==> flow/design.v <==
`timescale 1ns / 1ps
module PC(
    input clk,                  
    input rst,                  
    input load,                 
    input [15:0] data,          
    output reg [15:0] count     
);
    always @(posedge clk or posedge rst) begin
        if (rst) begin
            count <= 16'b0;     
        end else if (load) begin
            count <= data;      
        end else begin
            count <= count + 1;  
        end
    end
endmodule
module ControlUnit (
    input [3:0] opcode,       
    output reg mem_read,      
    output reg mem_write,     
    output reg reg_write,     
    output reg [3:0] alu_op,  
    output reg pc_write,      
    output reg branch_eq,     
    output reg branch_ne,     
    output reg imm_load       
);
    always @(*) begin
        mem_read = 0;
        mem_write = 0;
        reg_write = 0;
        alu_op = 4'b0000;
        pc_write = 0;
        branch_eq = 0;
        branch_ne = 0;
        imm_load = 0;
        case (opcode)
            4'b0000: begin  
                alu_op = 4'b0000;  
                reg_write = 1;
            end
            4'b0001: begin  
                alu_op = 4'b0001;  
                reg_write = 1;
            end
            4'b0010: begin  
                alu_op = 4'b0010;  
                reg_write = 1;
            end
            4'b0011: begin  
                alu_op = 4'b0011;  
                reg_write = 1;
            end
            4'b0100: begin  
                alu_op = 4'b0100;  
                reg_write = 1;
            end
            4'b0101: begin  
                alu_op = 4'b0101;  
                reg_write = 1;
            end
            4'b0110: begin  
                alu_op = 4'b0110;  
                reg_write = 1;
            end
            4'b0111: begin  
                alu_op = 4'b0111;  
                reg_write = 1;
            end
            4'b1000: begin  
                alu_op = 4'b1000;  
                mem_read = 1;
                reg_write = 1;
            end
            4'b1001: begin  
                alu_op = 4'b1001;  
                mem_write = 1;
            end
            4'b1010: begin  
                alu_op = 4'b1010;  
                reg_write = 1;
            end
            4'b1011: begin  
                imm_load = 1;
                reg_write = 1;
            end
            4'b1100: begin  
                alu_op = 4'b1100;  
                pc_write = 1;
            end
            4'b1101: begin  
                alu_op = 4'b1101;  
                branch_eq = 1;
            end
            4'b1110: begin  
                alu_op = 4'b1110;  
                branch_ne = 1;
            end
            4'b1111: begin  
            end
            default: begin
                alu_op = 4'b0000;
            end
        endcase
        if (mem_write) begin
            pc_write = 0;  
        end
        if (mem_read) begin
            pc_write = 0;  
        end
    end
endmodule
`timescale 1ns / 1ps
module RegisterFile(
    input clk,                      
    input rst,                      
    input [3:0] read_addr1,         
    input [3:0] read_addr2,         
    input [3:0] write_addr,         
    input [15:0] write_data,        
    input write_enable,             
    output reg [15:0] read_data1,   
    output reg [15:0] read_data2    
);
    reg [15:0] registers [0:15];
    always @(*) begin
        read_data1 = registers[read_addr1];
        read_data2 = registers[read_addr2];
    end
    always @(posedge clk or posedge rst) begin
        if (rst) begin
         integer i;
            for (i = 0; i < 16; i = i + 1) begin
                registers[i] <= 16'b0;
            end
        end else if (write_enable) begin
            registers[write_addr] <= write_data;
        end
    end
endmodule
`timescale 1ns / 1ps
module alu(
    input clk,                
    input rst,                
    input load,               
    input en,                 
    input wr_en,              
    input [3:0] OPsel,        
    input [15:0] A,           
    input [15:0] B,           
    output reg [15:0] result,  
    output reg Z,             
    output reg N,             
    output reg C,             
    output reg V,             
    output [15:0] pc_out,     
    output [15:0] mem_data,   
    output        mem_en,      
    output        mem_wr_en,   
    output [15:0] mem_addr,    
    output [15:0] mem_wr_data, 
    input  [15:0] mem_rd_data  
);
    reg pc_load;  
    PC pc_inst(
        .clk(clk),
        .rst(rst),
        .load(pc_load),
        .data(B),        
        .count(pc_out)   
    );
    reg [15:0] wr_data;  
    assign mem_en      = en;
    assign mem_wr_en   = wr_en;
    assign mem_addr    = B;        
    assign mem_wr_data = wr_data;
    assign mem_data    = mem_rd_data;  
    always @(*) begin
        result = 16'b0;
        wr_data = A;
        pc_load = 0;
        Z = 0;
        N = 0;
        C = 0;
        V = 0;
        case (OPsel)
            4'b0000: begin  
                {C, result} = A + B;                 
                V = (~A[15] & ~B[15] & result[15]) | (A[15] & B[15] & ~result[15]);  
            end
            4'b0001: begin  
                {C, result} = A - B;                 
                V = (A[15] & ~B[15] & ~result[15]) | (~A[15] & B[15] & result[15]);  
            end
            4'b0010: result = A * B;                 
            4'b0011: result = (B != 0) ? A / B : 16'b0;  
            4'b0100: result = A & B;                 
            4'b0101: result = A | B;                 
            4'b0110: result = A ^ B;                 
            4'b0111: result = ~A;                    
            4'b1000: result = mem_data;              
            4'b1001: wr_data = A;                    
            4'b1100: begin                           
                pc_load = 1;                         
            end
            4'b1101: begin                           
                if (!Z)
                    pc_load = 1;                     
            end
            4'b1110: begin                           
                if (Z)
                    pc_load = 1;                     
            end
            4'b1111: ;                               
            default: result = 16'b0;                 
        endcase
        Z = (result == 16'b0) ? 1'b1 : 1'b0;   
        N = result[15];                        
    end
endmodule
`timescale 1ns / 1ps
module Datapath(
    input clk,
    input rst,
    input [15:0] gpio_in,
    output [15:0] gpio_out,
    output [15:0] imem_addr,
    input  [15:0] imem_rdata,
    output        dmem_en,
    output        dmem_we,
    output [15:0] dmem_addr,
    output [15:0] dmem_wdata,
    input  [15:0] dmem_rdata
);
    wire [15:0] instruction;
    wire [3:0] opcode;
    wire [3:0] rs1, rs2, rd;
    wire [15:0] imm;
    wire [15:0] A, B;
    wire [15:0] alu_result;
    wire [15:0] mem_data;
    wire [15:0] pc_out;
    wire mem_read, mem_write, reg_write, pc_write, branch_eq, branch_ne, imm_load;
    wire [3:0] alu_op;
    PC pc_inst (
        .clk(clk),
        .rst(rst),
        .load(pc_write),
        .data(alu_result),    
        .count(pc_out)
    );
    assign imem_addr = pc_out;
    assign instruction = imem_rdata;
    assign opcode = instruction[15:12];
    assign rs1 = instruction[11:8];
    assign rs2 = instruction[7:4];
    assign rd = instruction[3:0];
    assign imm = instruction[7:0];  
    ControlUnit cu (
        .opcode(opcode),
        .mem_read(mem_read),
        .mem_write(mem_write),
        .reg_write(reg_write),
        .alu_op(alu_op),
        .pc_write(pc_write),
        .branch_eq(branch_eq),
        .branch_ne(branch_ne),
        .imm_load(imm_load)
    );
    RegisterFile rf (
        .clk(clk),
        .rst(rst),
        .read_addr1(rs1),
        .read_addr2(rs2),
        .write_addr(rd),
        .write_data(alu_result),    
        .write_enable(reg_write),
        .read_data1(A),
        .read_data2(B)
    );
    alu alu_inst (
        .clk(clk),
        .rst(rst),
        .load(pc_write),
        .en(mem_read | mem_write),
        .wr_en(mem_write),
        .OPsel(alu_op),
        .A(A),
        .B(B),
        .result(alu_result),
        .Z(),
        .N(),
        .C(),
        .V(),
        .pc_out(),      
        .mem_data(mem_data),
        .mem_en(dmem_en),
        .mem_wr_en(dmem_we),
        .mem_addr(dmem_addr),
        .mem_wr_data(dmem_wdata),
        .mem_rd_data(dmem_rdata)
    );
    assign gpio_out = A;   
endmodule
# Reports on Datapath
# What the tools print for Datapath, step after step.
# Lines are those of the file above, counted from 1.
# Operators carry their Yosys type and port widths (W data, S select, Z words).
# The mark -- stands for no value.
[setup] design="Datapath" clk_port="clk" library="sky130hd" lib_corner="tt_025C_1v80"

# After elaboration
# Yosys after proc, flatten, opt, wreduce and memory -nomap, before mapping. Enables and synchronous resets that opt folds into registers are not counted as muxes. Print and check cells are not counted. Equal cells are merged and count once.
# Yosys's memory passes give these memory sizes; they may raise the number of words (mostly to a power of two), join words into wider ones and drop unused or constant bits.
[word_totals] ff_bits=272 mem_bits_ro=176 mem_count=1 out_inout_bits=66 wordCells=109
[mem_list] name="(name not given)" words=16 width=11 rd=1 write_ports=0 line=39 rtl="case (opcode)"
[classes] add_sub_neg=3 n_mul=1 div=1 equal=53 mux=7 bitwise=5 n_reduce_logical=21
[ops] op="$pmux W16 S16" n=2
[ops] op="$div A16 B16 Y16" n=1
[ops] op="$mul A16 B16 Y16" n=1
[ops] op="$pmux W16 S9" n=1
[ops] op="$eq A4 B4 Y1 const B" n=25
[ops] op="$eq A4 B3 Y1 const B" n=16
[ops] op="$reduce_and A2 Y1" n=16
[ops] op="$eq A4 B2 Y1 const B" n=8
[ops] op="$mux W16" n=2
[ops] op="$add A16 B1 Y16 const B" n=1
[ops] op="$add A16 B16 Y16" n=1
[ops] op="$sub A16 B16 Y16" n=1
[ops] op="$and A16 B16 Y16" n=1
[ops] op="$or A16 B16 Y16" n=1
[ops] op="$xor A16 B16 Y16" n=1
[ops] op="$not A16 Y16" n=1
[ops] op="$reduce_bool A16 Y1" n=1
[ops] op="$eq A4 B1 Y1 const B" n=4
[ops] op="$logic_not A4 Y1" n=4
[ops] op="$mux W1" n=2
[ops] op="$or A1 B1 Y1" n=1

# Depth
# Depth = most cells in a row (Yosys ltp): at word level without a register or memory, in the mapped netlist without a sequential cell, where the memories' decode and read muxes count.
[depth] word_depth=6 ABC_AREA=0 depth_mapped=166

# Netlist
# Yosys stat after the flow's synthesis: flattened, memories mapped to cells. It holds for the ABC_AREA given above (unset counts as 0); a run with the other value may have another netlist.
[types] cell_type="sky130_fd_sc_hd__dfrtp_1" n=272
[types] cell_type="sky130_fd_sc_hd__ha_1" n=236
[types] cell_type="sky130_fd_sc_hd__fa_1" n=81
[types] cell_type="sky130_fd_sc_hd__o21ai_0" n=309
[types] cell_type="sky130_fd_sc_hd__nand2_1" n=400
[types] cell_type="sky130_fd_sc_hd__a21oi_1" n=224
[types] cell_type="sky130_fd_sc_hd__nor2_1" n=296
[types] cell_type="sky130_fd_sc_hd__inv_1" n=199
[types] cell_type="sky130_fd_sc_hd__xnor2_1" n=75
[types] cell_type="sky130_fd_sc_hd__mux2i_1" n=62
[types] cell_type="sky130_fd_sc_hd__mux2_2" n=51
[types] cell_type="sky130_fd_sc_hd__clkbuf_1" n=128
[types] cell_type="sky130_fd_sc_hd__o21a_1" n=59
[types] cell_type="sky130_fd_sc_hd__nor3_1" n=82
[types] cell_type="sky130_fd_sc_hd__nand3b_1" n=52
[types] cell_type="sky130_fd_sc_hd__nand3_1" n=67
[types] cell_type="sky130_fd_sc_hd__mux4_2" n=14
[types] cell_type="sky130_fd_sc_hd__a22oi_1" n=40
# Not listed: further types 102, cells in them 802.
[mapped] cells=3449 yosys_area_um2=28294.6 flip_flops=272
# By module: a second synthesis without flattening, with its own total; a netlist apart from the flattened one above.
[unflattened] cells_unflattened=3343 area_unflattened_um2=29793.6
# Rows give one instance, submodules left out.
[by_module] module="RegisterFile" instances=1 n_cells=1245 area_um2=14093.5
[by_module] module="alu" instances=1 n_cells=1899 area_um2=13849.5
[by_module] module="PC" instances=2 n_cells=91 area_um2=874.6
[by_module] module="ControlUnit" instances=1 n_cells=16 area_um2=95.1
[by_module] module="Datapath" instances=1 n_cells=1 area_um2=6.3

# Timing after synthesis
# OpenSTA on the mapped netlist: ideal clock, no wires. The path of least setup slack (recovery checks aside). Input and output delay are each 20% of the period. Register names are those of the netlist, which keeps one name where synthesis merged equal registers.
[synth_path] path_type="input port to flip-flop" from="in imem_rdata[8]" to="reg rf.registers[11][0]" tclk_ns=45.0 in_delay_ns=9.000 setup_ns=0.135 arrival_time_ns=39.749 setup_slack_ns=5.117 path_delay_ns=30.884 path_stages=156 n_path_buf=17 period_less_setup_slack_ns=39.883
# "path_delay_ns" = arrival - input delay + setup time.
# "path_stages": output pins that drive a net of the path, with the launching flip-flop's if there is one; two outputs of one cell count as two.
# "period_less_setup_slack_ns" is the clock period less the worst setup slack; recovery checks do not enter. This is arithmetic on one report: input and output delays are still those of the set period (20% each).
# Between the ends stands the longest chain of elaborated cells between them, by number of cells; it is not shown to be the way that was timed. Of several equally long chains one is given.
# A line is the first line of the expression or statement that the cell stems from. Yosys adds cells for indexed reads and writes and turns some case tables into memories.
[synth_via] cell_sequence="sky130_fd_sc_hd__buf_2 > sky130_fd_sc_hd__buf_2 > sky130_fd_sc_hd__buf_4 > sky130_fd_sc_hd__buf_2 > sky130_fd_sc_hd__buf_2 > sky130_fd_sc_hd__buf_2 > sky130_fd_sc_hd__buf_2 > sky130_fd_sc_hd__a211oi_1 > sky130_fd_sc_hd__or3_1 > sky130_fd_sc_hd__o31ai_1 > sky130_fd_sc_hd__o32a_1 > sky130_fd_sc_hd__clkbuf_1 > sky130_fd_sc_hd__ha_1 > sky130_fd_sc_hd__inv_1 > sky130_fd_sc_hd__a21oi_1 > sky130_fd_sc_hd__ha_1 > sky130_fd_sc_hd__o21a_1 > sky130_fd_sc_hd__o21ai_1 > (+120 left out) > sky130_fd_sc_hd__and3_1 > sky130_fd_sc_hd__clkbuf_1 > sky130_fd_sc_hd__nand2_1 > sky130_fd_sc_hd__o21ai_0 > sky130_fd_sc_hd__ha_1 > sky130_fd_sc_hd__a21boi_0 > sky130_fd_sc_hd__o21a_1 > sky130_fd_sc_hd__o21a_1 > sky130_fd_sc_hd__o21a_1 > sky130_fd_sc_hd__o21ai_0 > sky130_fd_sc_hd__nand2b_1 > sky130_fd_sc_hd__a211oi_1 > sky130_fd_sc_hd__o21ai_0 > sky130_fd_sc_hd__a21oi_1 > sky130_fd_sc_hd__o21ai_0 > sky130_fd_sc_hd__a221oi_1 > sky130_fd_sc_hd__clkbuf_1 > sky130_fd_sc_hd__o21ai_0" elab_chain_cells=5 cells_between=27 cone_lines=10 cone_classes="add/sub: 2; mul: 1; div: 1; eq/ne: 15; mux: 3; logic: 4; reduce/logical: 1"
[synth_rtl] element="start, declared" line=230 rtl="input  [15:0] imem_rdata,"
[synth_rtl] element="$eq A4 B4 Y1" line=129 rtl="read_data1 = registers[read_addr1];"
[synth_rtl] element="$pmux W16 S16" line=129
[synth_rtl] element="$div A16 B16 Y16" line=198 rtl="4'b0011: result = (B != 0) ? A / B : 16'b0;"
[synth_rtl] element="$mux W16" line=198
[synth_rtl] element="$pmux W16 S9" line=188 rtl="case (OPsel)"
[synth_rtl] element="end, assigned" line=136 rtl="registers[i] <= 16'b0;"
[synth_rtl] element="end, assigned" line=139 rtl="registers[write_addr] <= write_data;"
[synth_rtl] element="end, declared" line=127 rtl="reg [15:0] registers [0:15];"

# Timing after layout
# From the final timing report of flow run A: the path of least setup slack in the routed layout; clock arrival at registers is part of the times.
[layout_path] path_type="input port to flip-flop" from="in imem_rdata[4]" to="reg rf.registers[7][0]" tclk_ns=40.3 in_delay_ns=8.06 setup_ns=0.14 arrival_time_ns=36.95 setup_slack_ns=3.83 path_stages=152 n_path_buf=16
# Between the ends stands the longest chain of elaborated cells between them, by number of cells; it is not shown to be the way that was timed. Of several equally long chains one is given.
[layout_via] cell_sequence="sky130_fd_sc_hd__buf_16 > sky130_fd_sc_hd__buf_16 > sky130_fd_sc_hd__buf_4 > sky130_fd_sc_hd__nand2_4 > sky130_fd_sc_hd__buf_8 > sky130_fd_sc_hd__o32ai_2 > sky130_fd_sc_hd__nor4_2 > sky130_fd_sc_hd__a2bb2oi_2 > sky130_fd_sc_hd__inv_2 > sky130_fd_sc_hd__nor4_4 > sky130_fd_sc_hd__nand2_2 > sky130_fd_sc_hd__nor3_4 > sky130_fd_sc_hd__a21oi_2 > sky130_fd_sc_hd__ha_1 > sky130_fd_sc_hd__o21a_1 > sky130_fd_sc_hd__o21ai_2 > sky130_fd_sc_hd__or3_4 > sky130_fd_sc_hd__buf_6 > (+116 left out) > sky130_fd_sc_hd__and3_4 > sky130_fd_sc_hd__nand2_1 > sky130_fd_sc_hd__o21ai_1 > sky130_fd_sc_hd__ha_1 > sky130_fd_sc_hd__a21boi_2 > sky130_fd_sc_hd__o21a_1 > sky130_fd_sc_hd__o21a_1 > sky130_fd_sc_hd__o21a_1 > sky130_fd_sc_hd__o21ai_1 > sky130_fd_sc_hd__nand2b_1 > sky130_fd_sc_hd__a211oi_2 > sky130_fd_sc_hd__o21ai_2 > sky130_fd_sc_hd__a21oi_2 > sky130_fd_sc_hd__o21ai_4 > sky130_fd_sc_hd__a221oi_4 > sky130_fd_sc_hd__buf_6 > sky130_fd_sc_hd__buf_12 > sky130_fd_sc_hd__o21ai_0" elab_chain_cells=5 cells_between=27 cone_lines=9 cone_classes="add/sub: 2; mul: 1; div: 1; eq/ne: 15; mux: 3; logic: 3; reduce/logical: 2"
[layout_rtl] element="start, declared" line=230 rtl="input  [15:0] imem_rdata,"
[layout_rtl] element="$eq A4 B4 Y1" line=130 rtl="read_data2 = registers[read_addr2];"
[layout_rtl] element="$pmux W16 S16" line=130
[layout_rtl] element="$div A16 B16 Y16" line=198 rtl="4'b0011: result = (B != 0) ? A / B : 16'b0;"
[layout_rtl] element="$mux W16" line=198
[layout_rtl] element="$pmux W16 S9" line=188 rtl="case (OPsel)"
[layout_rtl] element="end, assigned" line=136 rtl="registers[i] <= 16'b0;"
[layout_rtl] element="end, assigned" line=139 rtl="registers[write_addr] <= write_data;"
[layout_rtl] element="end, declared" line=127 rtl="reg [15:0] registers [0:15];"

# Measured results for Datapath: 3 stored runs of the Yosys and OpenROAD flow on sky130hd. The settings differ; the order carries no meaning. The constraints put input and output delay at 20% of the set period each and load the outputs with 0.01 pF.
# "period_less_ws_ns": clock period set for the run, less the worst setup slack. It is reckoned from that one timing run; input and output delays stay at 20% of the period that was set.
# "critical_path_time_ns" = time allowed to the worst setup path (clock period - input delay - output delay, where it has them) - its slack; a late launch clock adds to it, a late capture clock takes from it.
run="flow run A" settings CELL_PAD_IN_SITES_GLOBAL_PLACEMENT=2 CORE_MARGIN=3 CORE_UTILIZATION=32 GPL_ROUTABILITY_DRIVEN=1 MIN_ROUTING_LAYER="met2" PLACE_DENSITY=0.77 SETUP_SLACK_MARGIN=5.0 SLEW_MARGIN=30 period_ns=40.3 CAP_MARGIN=20
run="flow run A" results setup_ws_ns=3.828 utilization_pct=42.4 critical_path_time_ns=28.41 worstPathKind="input port to flip-flop" ys_area_um2=28294.6 total_die_area_um2=92024.3 period_less_ws_ns=36.472 hold_worst_slack_ns=0.507
run="flow run B" settings ABC_AREA=0 CAP_MARGIN=5 CELL_PAD_IN_SITES_GLOBAL_PLACEMENT=0 CORE_MARGIN=10 CORE_UTILIZATION=60 CTS_CLUSTER_DIAMETER=133 CTS_CLUSTER_SIZE=74 GPL_ROUTABILITY_DRIVEN=1 MAX_ROUTING_LAYER="met4" MIN_ROUTING_LAYER="met2" PLACE_DENSITY=0.4 SLEW_MARGIN=30 TNS_END_PERCENT=45 period_ns=34.5
run="flow run B" outcome="no final report: routing broke off with GRT-0116"
run="flow run C" settings CELL_PAD_IN_SITES_DETAIL_PLACEMENT=1 CORE_UTILIZATION=48 PLACE_DENSITY_LB_ADDON=0.15 period_ns=39.1 CAP_MARGIN=20 CORE_MARGIN=2 SLEW_MARGIN=20
run="flow run C" results setup_ws_ns=1.221 utilization_pct=57.5 critical_path_time_ns=30.06 worstPathKind="input port to flip-flop" ys_area_um2=28294.6 total_die_area_um2=60905.3 period_less_ws_ns=37.879 hold_worst_slack_ns=0.508
